==> flow/design.v <==
`timescale 1ns / 1ps
module qtwosComp(
    input [N-2:0] a,
    output [2*N-1:0] b
    );
	reg [2*N-1:0] data;
	reg [2*N-1:0] flip;
	reg [2*N-1:0] out;
	parameter Q = 15;
	parameter N = 32;
	assign b = out;
	always @*
	begin
		data <= a;		 
	end
	always @*
	begin
		flip <= ~a;
	end
	always @*
	begin
		out <= flip + 1;
	end
endmodule
`timescale 1ns / 1ps
module qmult(
    input [N-1:0] a,
    input [N-1:0] b,
    output [N-1:0] c
    );
	wire [2*N-1:0] a_ext;
	wire [2*N-1:0] b_ext;
	wire [2*N-1:0] r_ext;
	reg [2*N-1:0] a_mult;
	reg [2*N-1:0] b_mult;
	reg [2*N-1:0] result;
	reg [N-1:0] retVal;
	parameter Q = 8;
	parameter N = 20;
	qtwosComp #(Q,N) comp_a (a[N-2:0], a_ext);
	qtwosComp #(Q,N) comp_b (b[N-2:0], b_ext);
	qtwosComp #(Q,N) comp_r (result[N-2+Q:Q], r_ext);
	assign c = retVal;
	always @*
	begin
		if(a[N-1] == 1)
			a_mult <= a_ext;
		else
			a_mult <= a;
		if(b[N-1] == 1)
			b_mult <= b_ext;
		else
			b_mult <= b;		
	end 
	always @*
	begin
		result <= a_mult * b_mult;
	end
	always @*
	begin		
		if((a[N-1] == 1 && b[N-1] == 0) || (a[N-1] == 0 && b[N-1] == 1)) begin
			retVal[N-1] <= 1;
			retVal[N-2:0] <= r_ext[N-2:0];
		end
		else begin
			retVal[N-1] <= 0;
			retVal[N-2:0] <= result[N-2+Q:Q];
		end
	end
endmodule
`timescale 1ns / 1ps
module qadd(
    input [N-1:0] a,
    input [N-1:0] b,
    output reg [N-1:0] c
    );
	parameter Q = 15;
	parameter N = 28;
reg [N-1:0] res;
always @* begin
    if ( res[N-2:0] == 0 )
        c = 0;
    else
        c = res;
end
always @*
begin
	if(a[N-1] == 1 && b[N-1] == 1) begin
		res[N-1] = 1;
		res[N-2:0] = a[N-2:0] + b[N-2:0];
	end
	else if(a[N-1] == 0 && b[N-1] == 0) begin
		res[N-1] = 0;
		res[N-2:0] = a[N-2:0] + b[N-2:0];
	end
	else if(a[N-1] == 0 && b[N-1] == 1) begin
		if(a[N-2:0] > b[N-2:0]) begin
			res[N-1] = 0;
			res[N-2:0] = a[N-2:0] - b[N-2:0];
		end
		else begin
			res[N-1] = 1;
		    res[N-2:0] = b[N-2:0] - a[N-2:0];
        end
	end
	else begin
        if(a[N-2:0] > b[N-2:0]) begin
            res[N-1] = 1;
            res[N-2:0] = a[N-2:0] - b[N-2:0];
        end
        else begin
            res[N-1] = 0;
            res[N-2:0] = b[N-2:0] - a[N-2:0];
        end
    end
end
endmodule
`timescale 1ns / 1ps
module negar(
    in,
    neg_in
    );
input logic [N-1:0] in;
output logic [N-1:0] neg_in;
parameter Q = 15;
parameter N = 28;    
logic [N-1:0] aux;
always_comb begin
    if ( in[N-1] == 1) begin
        neg_in[N-1] = 0; 
        neg_in[N-2:0] = in[N-2:0];
    end
    else begin
        neg_in[N-1] = 1;
        neg_in[N-2:0] = in[N-2:0];
    end
end
endmodule
`timescale 1ns / 1ps
module qdiv(
	input [N-1:0] dividend,
	input [N-1:0] divisor,
	input rst,
	input start,
	input clk,
	output reg [N-1:0] quotient_out,
	output complete
	);
	parameter Q = 8;
	parameter N = 20;
	reg [N-1:0] quotient;
	reg [N-1:0] dividend_copy;
	reg [2*(N-1)-1:0] divider_copy;
	reg [5:0] bitn; 
	reg done;
	always @* begin
	   if (dividend[N-2:0] == 0 )
	       quotient_out = 0;
       else
           quotient_out = quotient;
	end
	assign complete = done;
	always @( posedge clk ) 
	begin
		if( rst )
			done <= 1'b1;
		else if( done && start ) begin
			done <= 1'b0;
			bitn <= N+Q-2;
			quotient <= 0;
			dividend_copy <= {1'b0,dividend[N-2:0]};
			divider_copy[2*(N-1)-1] <= 0;
			divider_copy[2*(N-1)-2:N-2] <= divisor[N-2:0];
			divider_copy[N-3:0] <= 0;
			if((dividend[N-1] == 1 && divisor[N-1] == 0) || (dividend[N-1] == 0 && divisor[N-1] == 1))
				quotient[N-1] <= 1;
			else
				quotient[N-1] <= 0;
		end 
		else if(!done) begin
			if(dividend_copy >= divider_copy) begin
				dividend_copy <= dividend_copy - divider_copy;
				quotient[bitn] <= 1'b1;
			end
			divider_copy <= divider_copy >> 1;
			if(bitn == 0)
				done <= 1'b1;
			bitn <= bitn - 1;	
		end
	end
endmodule
`timescale 1ns / 1ps
module bits2temp1(
    clk,
    rst,
    start,
    yk,
    done,
    yT
    );
input wire clk;
input wire rst;
input wire start;
input wire [11:0] yk;
output reg done;
output reg [N-1:0] yT;
parameter Q = 15;
parameter N = 28;
localparam V = 163840;   
localparam inv_res_V = 40662109;  
localparam gain = 9863168;  
localparam c = 32932;  
localparam b = 6619300;   
localparam betha = 8511169;  
localparam dos = 65536;  
localparam S_IDLE = 3'd0;
localparam S_D1S  = 3'd1;
localparam S_D1W  = 3'd2;
localparam S_D2S  = 3'd3;
localparam S_D2W  = 3'd4;
localparam S_D3S  = 3'd5;
localparam S_D3W  = 3'd6;
reg [2:0] state;
reg [N-1:0] bits;
reg [N-1:0] Vg;
reg [N-1:0] gain_Vg;
wire st1 = (state == S_D1S);
wire st2 = (state == S_D2S);
wire st3 = (state == S_D3S);
wire done1, done2, done3;
wire [N-1:0] q_Vg;
qdiv #(Q,N) div_Vg (bits, inv_res_V, rst, st1, clk, q_Vg, done1);
wire [N-1:0] q_gain_Vg;
qdiv #(Q,N) div1 (gain, Vg, rst, st2, clk, q_gain_Vg, done2);
wire [N-1:0] V_gain_Vg;
qmult #(Q,N) mult1 (V, gain_Vg, V_gain_Vg);
wire [N-1:0] neg_V_gain_Vg;
negar #(Q,N) neg2 (V_gain_Vg,neg_V_gain_Vg);
wire [N-1:0] den;
qadd #(Q,N) sum1 ( neg_V_gain_Vg, c, den);
wire [N-1:0] num;
negar #(Q,N) neg1 (b,num);
wire [N-1:0]  aux1;
qdiv #(Q,N) div2 (num, den, rst, st3, clk, aux1, done3);
wire [N-1:0] t_o;
qmult #(Q,N) mult2 (betha, aux1, t_o);
always @(posedge clk) begin
    done <= 1'b0;
    if (rst) begin
        state <= S_IDLE;
    end
    else begin
        case (state)
        S_IDLE: if (start) begin
                    bits <= {1'b0, (yk == 0) ? 12'd1 : yk, {Q{1'b0}}};
                    state <= S_D1S;
                end
        S_D1S:  state <= S_D1W;
        S_D1W:  if (done1) begin
                    Vg <= q_Vg;
                    state <= S_D2S;
                end
        S_D2S:  state <= S_D2W;
        S_D2W:  if (done2) begin
                    gain_Vg <= q_gain_Vg;
                    state <= S_D3S;
                end
        S_D3S:  state <= S_D3W;
        S_D3W:  if (done3) begin
                    yT <= t_o;
                    done <= 1'b1;
                    state <= S_IDLE;
                end
        default: state <= S_IDLE;
        endcase
    end
end
endmodule
`timescale 1ns / 1ps
module lowpass_filter(
    clk,
    rst,
    start,
    yT,
    yT_filt
    );
input logic clk;
input logic rst;
input logic start;
input logic [N-1:0] yT;
output logic [N-1:0] yT_filt;
parameter Q = 15; 
parameter N = 28;
localparam offset = 0;
localparam neg_a1 = 64567; 
localparam a2 = 31813;
localparam a3 = 0; 
localparam a4 = 0;
localparam a5 = 0; 
localparam b0 = 4;
localparam b1 = 7;
localparam b2 = 4;
localparam b3 = 0;
localparam b4 = 0;
localparam b5 = 0;
logic [N-1:0] a1; 
negar #(Q,N) neg0 (neg_a1,a1);
logic [N-1:0] y0; 
logic [N-1:0] y1; 
logic [N-1:0] y2; 
logic [N-1:0] y3;
logic [N-1:0] y4; 
logic [N-1:0] y5;
logic [N-1:0] u1;  
logic [N-1:0] u2;  
logic [N-1:0] u3;  
logic [N-1:0] u4;  
logic [N-1:0] u5; 
always_ff @(posedge clk) begin
    if (rst) begin
        y5 <= 0;
        y4 <= 0;
        y3 <= 0;
        y2 <= 0;
        y1 <= 0;
        y0 <= 0;
        u5 <= 0;
        u4 <= 0;
        u3 <= 0;
        u2 <= 0;
        u1 <= 0;
    end
    else if (start) begin
        y5 <= y4;
        y4 <= y3;
        y3 <= y2;
        y2 <= y1; 
        y1 <= y0;
        y0 <= yT;
        u5 <= u4; 
        u4 <= u3; 
        u3 <= u2;
        u2 <= u1;
        u1 <=  u0 + offset;
    end
end
logic [N-1:0] yb0; 
qmult #(Q,N) multb0 (b0, y0, yb0);
logic [N-1:0] yb1; 
qmult #(Q,N) multb1 (b1, y1, yb1);
logic [N-1:0] yb2; 
qmult #(Q,N) multb2 (b2, y2, yb2);
logic [N-1:0] yb3; 
qmult #(Q,N) multb3 (b3, y3, yb3);
logic [N-1:0] yb4; 
qmult #(Q,N) multb4 (b4, y4, yb4);
logic [N-1:0] yb5; 
qmult #(Q,N) multb5 (b5, y5, yb5);
logic [N-1:0] auxb0;  
qadd #(Q,N) sumb0 (yb0, yb1, auxb0);
logic [N-1:0] auxb1;  
qadd #(Q,N) sumb1 (yb2, yb3, auxb1);
logic [N-1:0] auxb2;  
qadd #(Q,N) sumb2 (yb4, yb5, auxb2);
logic [N-1:0] auxb3;  
qadd #(Q,N) sumb3 (auxb0, auxb1, auxb3);
logic [N-1:0] yb;  
qadd #(Q,N) sumb (auxb2, auxb3, yb);
logic [N-1:0] ua1; 
qmult #(Q,N) multa1 (a1, u1, ua1);
logic [N-1:0] ua2; 
qmult #(Q,N) multa2 (a2, u2, ua2);
logic [N-1:0] ua3; 
qmult #(Q,N) multa3 (a3, u3, ua3);
logic [N-1:0] ua4; 
qmult #(Q,N) multa4 (a4, u4, ua4);
logic [N-1:0] ua5; 
qmult #(Q,N) multa5 (a5, u5, ua5);
logic [N-1:0] auxa1;  
qadd #(Q,N) suma1 (ua1, ua2, auxa1);
logic [N-1:0] auxa2;  
qadd #(Q,N) suma2 (ua3, ua4, auxa2);
logic [N-1:0] auxa3;  
qadd #(Q,N) suma3 (auxa1, auxa2, auxa3);
logic [N-1:0] ua;  
qadd #(Q,N) suma (auxa3, ua5, ua);
logic [N-1:0] ya; 
negar #(Q,N) nega (ua,ya);
logic [N-1:0] u0;  
qadd #(Q,N) sum_ab (yb, ya, u0);
always_ff @(posedge clk) begin
    yT_filt <= u0; 
end
endmodule
`timescale 1ns / 1ps
module pt100_temp (
    input  wire        clk,
    input  wire        rst,
    input  wire        in_valid,
    output wire        in_ready,
    input  wire [11:0] yk,
    output wire        out_valid,
    output wire [27:0] temp,
    output wire [27:0] temp_filt,
    output wire        alarm
    );
parameter Q = 15;
parameter N = 28;
localparam HT = 2457600;  
localparam T_IDLE = 2'd0;
localparam T_CONV = 2'd1;
localparam T_FILT = 2'd2;
localparam T_OUT  = 2'd3;
reg [1:0] tstate;
reg alarm_r;
wire conv_done;
wire [N-1:0] yT;
assign in_ready  = (tstate == T_IDLE);
assign out_valid = (tstate == T_OUT);
assign temp      = yT;
assign alarm     = alarm_r;
wire accept = in_valid && in_ready;
bits2temp1 #(Q,N) conv (
    .clk(clk), .rst(rst), .start(accept), .yk(yk), .done(conv_done), .yT(yT));
lowpass_filter #(Q,N) filt (
    .clk(clk), .rst(rst), .start(conv_done), .yT(yT), .yT_filt(temp_filt));
always @(posedge clk) begin
    if (conv_done)
        alarm_r <= (yT > HT);
end
always @(posedge clk) begin
    if (rst)
        tstate <= T_IDLE;
    else begin
        case (tstate)
        T_IDLE: if (accept) tstate <= T_CONV;
        T_CONV: if (conv_done) tstate <= T_FILT;
        T_FILT: tstate <= T_OUT;
        T_OUT:  tstate <= T_IDLE;
        endcase
    end
end
endmodule
==> Step by step through the tools: pt100_temp <==
What the tools print for pt100_temp, step after step.
Line numbers count from 1 in the design file above.
Operators: Yosys type, input widths -> output width; for muxes data width and select width s.
Library cell names are shortened.
{ "inputs": {"top": "pt100_temp", "clock_port": "clk", "cell_library": "sky130hd", "pvt_corner": "tt_025C_1v80"} }

==> After elaboration <==
Counts by Yosys on the flattened word-level netlist (proc, flatten, opt, wreduce; memories kept). Register bits leave out memories and registers merged into their read ports (data or address). Print and check cells are left out. Cells with the same type and inputs are merged into one.
{ "bits": {"regBits": 786, "in_bits": 15, "output_inout_bits": 59} }
{ "op_classes": {"n_addsub": 46, "multipliers": 5, "cmp": 13, "equal": 18, "shifts": 3, "muxes": 163, "logic": 43, "n_reduce_logical": 69} }
{ "ops": {"columns": ["cell", "n"], "rows": [
  ["$mul 24x56->42 const A", 1],
  ["$mux 27", 42],
  ["$mul 17x56->42 const A", 1],
  ["$mux 28", 33],
  ["$mul 15x56->42 const A", 1],
  ["$sub 27x27->27", 12],
  ["$logic_not 27->1", 12],
  ["$not 27->56", 5],
  ["$add 56x1->56 const B", 5],
  ["$mux 56", 5],
  ["$add 27x1->27 const B", 7],
  ["$not 27->27", 7],
  ["$mul 3x56->27 const A", 1],
  ["$mul 3x56->42 const A", 1],
  ["$add 27x27->27", 6],
  ["$gt 27x27->1", 6],
  ["$ge 28x53->1", 2],
  ["$mux 26", 4],
  ["$shift 1x7->28 const A", 3],
  ["$sub 28x28->28", 3],
  ["$and 28x28->28", 3],
  ["$or 28x28->28", 3],
  ["$not 28->28", 3],
  ["$not 27->40", 2],
  ["$add 40x1->40 const B", 2],
  ["$mux 40", 2],
  ["$mux 1", 66],
  ["$sub 1x27->27 const A", 2]
]} }
Not listed: further kinds 33, cells in them 120.

==> Longest topological paths <==
Longest topological path by Yosys (ltp), each cell counted once; first at word level (registers and memories cut), then after technology mapping (sequential cells cut; the memories' decode and read muxes count).
{ "logic_depth": {"word_depth": 35, "abc_area": 0, "ltp_mapped": 89} }

==> After synthesis <==
Yosys stat after the flow's synthesis: flattened, memories mapped to cells. It holds for the ABC_AREA given above (unset counts as 0); a run with the other value may have another netlist.
{ "types": {"columns": ["cell", "n", "type_area_um2"], "rows": [
  ["ha_1", 1087, 1.36E+04],
  ["edfxtp_1", 441, 1.32E+04],
  ["fa_1", 603, 1.21E+04],
  ["inv_1", 1422, 5.34E+03],
  ["xnor2_1", 452, 3.96E+03],
  ["dfxtp_1", 187, 3743.59],
  ["nor2_1", 893, 3.35E+03],
  ["a21oi_1", 605, 3.03E+03],
  ["mux2i_1", 233, 2.33E+03],
  ["nand2_1", 565, 2.12E+03],
  ["o21ai_0", 424, 2.12E+03],
  ["xor2_1", 188, 1.65E+03],
  ["nor3_1", 220, 1.1E+03],
  ["clkbuf_1", 288, 1.08E+03],
  ["a21o_1", 134, 1.01E+03],
  ["nand2b_1", 119, 744.464],
  ["o31ai_1", 94, 705.677],
  ["and2_1", 112, 700.672]
]} }
Other cell types: 96; their cells: 1604.
{ "synth_totals": {"stdcells": 9671, "synth_area_um2": 83458.8, "flip_flops": 628, "buf_cells": 356} }
The figures by module come from a second, unflattened synthesis with its own total; it is not the netlist above.
{ "hier_totals": {"cells_unflattened": 58220, "hier_area_um2": 483830.3} }
Each row is one instance without its submodules.
{ "modules": {"columns": ["module", "n_inst", "cells", "mod_area_um2"], "rows": [
  ["qmult", 13, 3278, 28000.6],
  ["qadd", 11, 725, 4982.3],
  ["qtwosComp", 39, 107, 739.5],
  ["qdiv", 3, 717, 6851.6],
  ["lowpass_filter", 1, 1022, 11309.6],
  ["bits2temp1", 1, 144, 3223.1],
  ["negar", 4, 28, 206.4],
  ["pt100_temp", 1, 29, 265.3]
]} }

==> Timing after synthesis <==
Path of least setup slack by OpenSTA after synthesis, without wires, with an ideal clock, recovery checks aside; 20% of the period is set as input and as output delay. Where synthesis merged equal registers, the netlist keeps one of their names.
{ "synth_timing": {"path_kind": "reg2reg", "start": "register filt.u2[27]", "end": "register filt.u1[27]", "period_ps": 24000, "setup_time_ps": 116, "arrival_ps": 18560, "t_required_ps": 23884, "path_slack_ps": 5323, "delay_ps": 18676, "path_stages": 78, "synth_period_reached_ps": 18677} }
"delay_ps" is the arrival time less input delay plus setup time.
"path_stages": output pins that drive a net of the path, with the launching flip-flop's if there is one; two outputs of one cell count as two.
"synth_period_reached_ps" = period - worst setup slack (recovery checks aside). The figure is calculated, with input and output delays left at 20% of the set period.
The rows between start and end are the longest chain of elaborated cells between them; the timing report does not say that the signal goes this way. Where chains are equally long, one stands for them.
A line is the first line of the expression or statement that the cell stems from. Yosys adds cells for indexed reads and writes and turns some case tables into memories.
{ "synth_via": {"path_cell_list": "dfxtp_1 clkbuf_1 clkbuf_1 clkbuf_1 buf_1 nand2_1 o21ai_0 fa_1 fa_1 inv_1 fa_1 inv_1 fa_1 fa_1 inv_1 fa_1 inv_1 ha_1 [... 42 more ...] o21ai_0 a21oi_1 o21ai_0 a211oi_1 o21ai_0 a221o_1 a211o_1 o21ai_0 clkbuf_1 clkbuf_1 mux2i_1 xor2_1 nand3_1 nor4_1 nand4_1 a22oi_1 nand4_1 a41o_1", "elab_chain_cells": 33} }
{ "synth_lines": {"columns": ["element", "line", "text"], "rows": [
  ["from (decl)", 315, "logic [N-1:0] u2;"],
  ["from (assign)", 330, "u2 <= 0;"],
  ["from (assign)", 343, "u2 <= u1;"],
  ["$mux 56", 50, "if(b[N-1] == 1)"],
  ["$mul 15x56->42", 57, "result <= a_mult * b_mult;"],
  ["$not 27->27", 18, "flip <= ~a;"],
  ["$add 27x1->27", 22, "out <= flip + 1;"],
  ["$mux 27", 61, "if((a[N-1] == 1 && b[N-1] == 0) || (a[N-1] == 0 && b[N-1] == 1)) begin"],
  ["$sub 27x27->27", 103, "res[N-2:0] = b[N-2:0] - a[N-2:0];"],
  ["$mux 27", 97, "if(a[N-2:0] > b[N-2:0]) begin"],
  ["[... 19 more ...]", null, null],
  ["$sub 27x27->27", 103, null],
  ["$mux 27", 97, null],
  ["$mux 28", 96, "else if(a[N-1] == 0 && b[N-1] == 1) begin"],
  ["$mux 27", 92, "else if(a[N-1] == 0 && b[N-1] == 0) begin"],
  ["$mux 27", 88, "if(a[N-1] == 1 && b[N-1] == 1) begin"],
  ["$logic_not 27->1", 81, "if ( res[N-2:0] == 0 )"],
  ["$mux 28", 81, null],
  ["to (assign)", 331, "u1 <= 0;"],
  ["to (assign)", 344, "u1 <=  u0 + offset;"],
  ["to (decl)", 314, "logic [N-1:0] u1;"]
]} }

==> Path in the finished layout <==
From the final timing report of run 1: the path of least setup slack in the routed layout; clock arrival at registers is part of the times.
The report prints the path's times to 10 ps; the period is as set.
{ "layout_timing": {"path_kind": "reg2reg", "start": "register filt.u2[3]", "end": "register filt.u1[27]", "period_ps": 13100, "setup_time_ps": 50, "arrival_ps": 19500, "t_required_ps": 13790, "path_slack_ps": -5720, "path_stages": 78} }
The rows between start and end are the longest chain of elaborated cells between them; the timing report does not say that the signal goes this way. Where chains are equally long, one stands for them.
{ "layout_via": {"path_cell_list": "dfxtp_4 nor4_4 nand2_1 or4_4 or3_4 or3b_2 clkbuf_4 nand2_2 xnor2_4 buf_12 ha_1 inv_1 fa_1 fa_1 fa_1 inv_1 fa_1 inv_1 [... 42 more ...] a21oi_2 o21ai_2 a211oi_2 o21ai_2 a221o_1 a211o_1 o21ai_4 clkbuf_16 clkbuf_16 a211oi_2 a31oi_2 xnor2_4 nand4_1 nor4_2 nand4_1 a22oi_2 nand4_1 a41o_1", "elab_chain_cells": 35} }
{ "layout_lines": {"columns": ["element", "line", "text"], "rows": [
  ["from (decl)", 315, "logic [N-1:0] u2;"],
  ["from (assign)", 330, "u2 <= 0;"],
  ["from (assign)", 343, "u2 <= u1;"],
  ["$not 27->56", 18, "flip <= ~a;"],
  ["$add 56x1->56", 22, "out <= flip + 1;"],
  ["$mux 56", 50, "if(b[N-1] == 1)"],
  ["$mul 15x56->42", 57, "result <= a_mult * b_mult;"],
  ["$not 27->27", 18, null],
  ["$add 27x1->27", 22, null],
  ["$mux 27", 61, "if((a[N-1] == 1 && b[N-1] == 0) || (a[N-1] == 0 && b[N-1] == 1)) begin"],
  ["[... 21 more ...]", null, null],
  ["$sub 27x27->27", 103, "res[N-2:0] = b[N-2:0] - a[N-2:0];"],
  ["$mux 27", 97, "if(a[N-2:0] > b[N-2:0]) begin"],
  ["$mux 28", 96, "else if(a[N-1] == 0 && b[N-1] == 1) begin"],
  ["$mux 27", 92, "else if(a[N-1] == 0 && b[N-1] == 0) begin"],
  ["$mux 27", 88, "if(a[N-1] == 1 && b[N-1] == 1) begin"],
  ["$logic_not 27->1", 81, "if ( res[N-2:0] == 0 )"],
  ["$mux 28", 81, null],
  ["to (assign)", 331, "u1 <= 0;"],
  ["to (assign)", 344, "u1 <=  u0 + offset;"],
  ["to (decl)", 314, "logic [N-1:0] u1;"]
]} }

==> results <==
Record of 4 stored runs of the RTL-to-layout flow on pt100_temp, platform sky130hd. The runs are unordered. Constraints: input delay and output delay 20% of the set period each, output load 0.01 pF.
"achieved_period_ps" means the clock period less the worst setup slack. The figure is calculated, with input and output delays left at 20% of the set period.
"fin_power_uw" rests on the timing tool's default activity at the inputs, not on a simulated workload.

Run 1
==> flow/run.sh <==
#!/bin/bash
# the make line also repeats the synthesis and layout settings of config.mk as NAME=value (left out here)
make -C /OpenROAD-flow-scripts/flow DESIGN_CONFIG=/design/flow/config.mk WORK_HOME=/design/flow/orfs CLKGATE_MAP_FILE= finish
==> flow/config.mk <==
export PLATFORM = sky130hd
export DESIGN_NAME = pt100_temp
export DESIGN_NICKNAME = pt100_temp
export VERILOG_FILES = /design/flow/design.v
export SDC_FILE = /design/flow/constraint.sdc
export NUM_CORES = 4
export LEC_CHECK = 0
export CAP_MARGIN = 20
export CELL_PAD_IN_SITES_GLOBAL_PLACEMENT = 2
export CORE_ASPECT_RATIO = 1.87
export CORE_MARGIN = 6
export CORE_UTILIZATION = 20
export CTS_CLUSTER_DIAMETER = 392
export CTS_CLUSTER_SIZE = 86
export GPL_TIMING_DRIVEN = 0
export MAX_ROUTING_LAYER = met5
export MIN_ROUTING_LAYER = met1
export PLACE_DENSITY_LB_ADDON = 0.11
export SETUP_SLACK_MARGIN = 0.13
export SLEW_MARGIN = 5
==> flow/constraint.sdc <==
create_clock -name core_clock -period 13.1 [get_ports {clk}]
set_input_delay 2.6200 -clock core_clock [delete_from_list [all_inputs] [get_ports {clk}]]
set_output_delay 2.6200 -clock core_clock [all_outputs]
set_load 0.01 [all_outputs]

==> results of run 1, as JSON <==
{
  "fin_power_uw": 3541,
  "hold_worst_slack_ps": 487,
  "fin_ws_ps": -5718,
  "finalCellArea_um2": 99322.8,
  "achieved_period_ps": 18818,
  "final_die_area_um2": 433706.0,
  "yosys.chip_area_um2": 83458.8
}

Run 2
==> flow/run.sh <==
#!/bin/bash
# the make line also repeats the synthesis and layout settings of config.mk as NAME=value (left out here)
make -C /OpenROAD-flow-scripts/flow DESIGN_CONFIG=/design/flow/config.mk WORK_HOME=/design/flow/orfs CLKGATE_MAP_FILE= finish
==> flow/config.mk <==
export PLATFORM = sky130hd
export DESIGN_NAME = pt100_temp
export DESIGN_NICKNAME = pt100_temp
export VERILOG_FILES = /design/flow/design.v
export SDC_FILE = /design/flow/constraint.sdc
export NUM_CORES = 4
export LEC_CHECK = 0
export CAP_MARGIN = 20
export CORE_MARGIN = 2
export CORE_UTILIZATION = 40
export PLACE_DENSITY = 0.6
export SLEW_MARGIN = 20
==> flow/constraint.sdc <==
create_clock -name core_clock -period 22.1 [get_ports {clk}]
set_input_delay 4.4200 -clock core_clock [delete_from_list [all_inputs] [get_ports {clk}]]
set_output_delay 4.4200 -clock core_clock [all_outputs]
set_load 0.01 [all_outputs]

==> results of run 2, as JSON <==
{
  "final_die_area_um2": 212318.0,
  "hold_worst_slack_ps": 448,
  "achieved_period_ps": 20770,
  "finalCellArea_um2": 89975.0,
  "yosys.chip_area_um2": 83458.8,
  "fin_power_uw": 2821,
  "fin_ws_ps": 1330
}

Run 3
==> flow/run.sh <==
#!/bin/bash
# the make line also repeats the synthesis and layout settings of config.mk as NAME=value (left out here)
make -C /OpenROAD-flow-scripts/flow DESIGN_CONFIG=/design/flow/config.mk WORK_HOME=/design/flow/orfs CLKGATE_MAP_FILE= finish
==> flow/config.mk <==
export PLATFORM = sky130hd
export DESIGN_NAME = pt100_temp
export DESIGN_NICKNAME = pt100_temp
export VERILOG_FILES = /design/flow/design.v
export SDC_FILE = /design/flow/constraint.sdc
export NUM_CORES = 4
export LEC_CHECK = 0
export CAP_MARGIN = 25
export CELL_PAD_IN_SITES_GLOBAL_PLACEMENT = 3
export CORE_MARGIN = 2
export CORE_UTILIZATION = 55
export MAX_ROUTING_LAYER = met5
export PLACE_DENSITY = 0.94
export SLEW_MARGIN = 20
==> flow/constraint.sdc <==
create_clock -name core_clock -period 17.8 [get_ports {clk}]
set_input_delay 3.5600 -clock core_clock [delete_from_list [all_inputs] [get_ports {clk}]]
set_output_delay 3.5600 -clock core_clock [all_outputs]
set_load 0.01 [all_outputs]

==> results of run 3, as JSON <==
{
  "outcome": "not finished: placement ended with error GPL-0301"
}

Run 4
==> flow/run.sh <==
#!/bin/bash
# the make line also repeats the synthesis and layout settings of config.mk as NAME=value (left out here)
make -C /OpenROAD-flow-scripts/flow DESIGN_CONFIG=/design/flow/config.mk WORK_HOME=/design/flow/orfs CLKGATE_MAP_FILE= finish
==> flow/config.mk <==
export PLATFORM = sky130hd
export DESIGN_NAME = pt100_temp
export DESIGN_NICKNAME = pt100_temp
export VERILOG_FILES = /design/flow/design.v
export SDC_FILE = /design/flow/constraint.sdc
export NUM_CORES = 4
export LEC_CHECK = 0
export ABC_AREA = 0
export CAP_MARGIN = 20
export CORE_ASPECT_RATIO = 0.51
export CORE_MARGIN = 2
export CORE_UTILIZATION = 46
export CTS_CLUSTER_DIAMETER = 164
export CTS_CLUSTER_SIZE = 28
export PLACE_DENSITY_LB_ADDON = 0.25
export SETUP_SLACK_MARGIN = -0.74
export SLEW_MARGIN = 20
export TNS_END_PERCENT = 100
==> flow/constraint.sdc <==
create_clock -name core_clock -period 20.1 [get_ports {clk}]
set_input_delay 4.0200 -clock core_clock [delete_from_list [all_inputs] [get_ports {clk}]]
set_output_delay 4.0200 -clock core_clock [all_outputs]
set_load 0.01 [all_outputs]

==> results of run 4, as JSON <==
{
  "fin_ws_ps": 313,
  "finalCellArea_um2": 88783.9,
  "achieved_period_ps": 19787,
  "final_die_area_um2": 185051.0,
  "hold_worst_slack_ps": 457,
  "fin_power_uw": 2400,
  "yosys.chip_area_um2": 83458.8
}
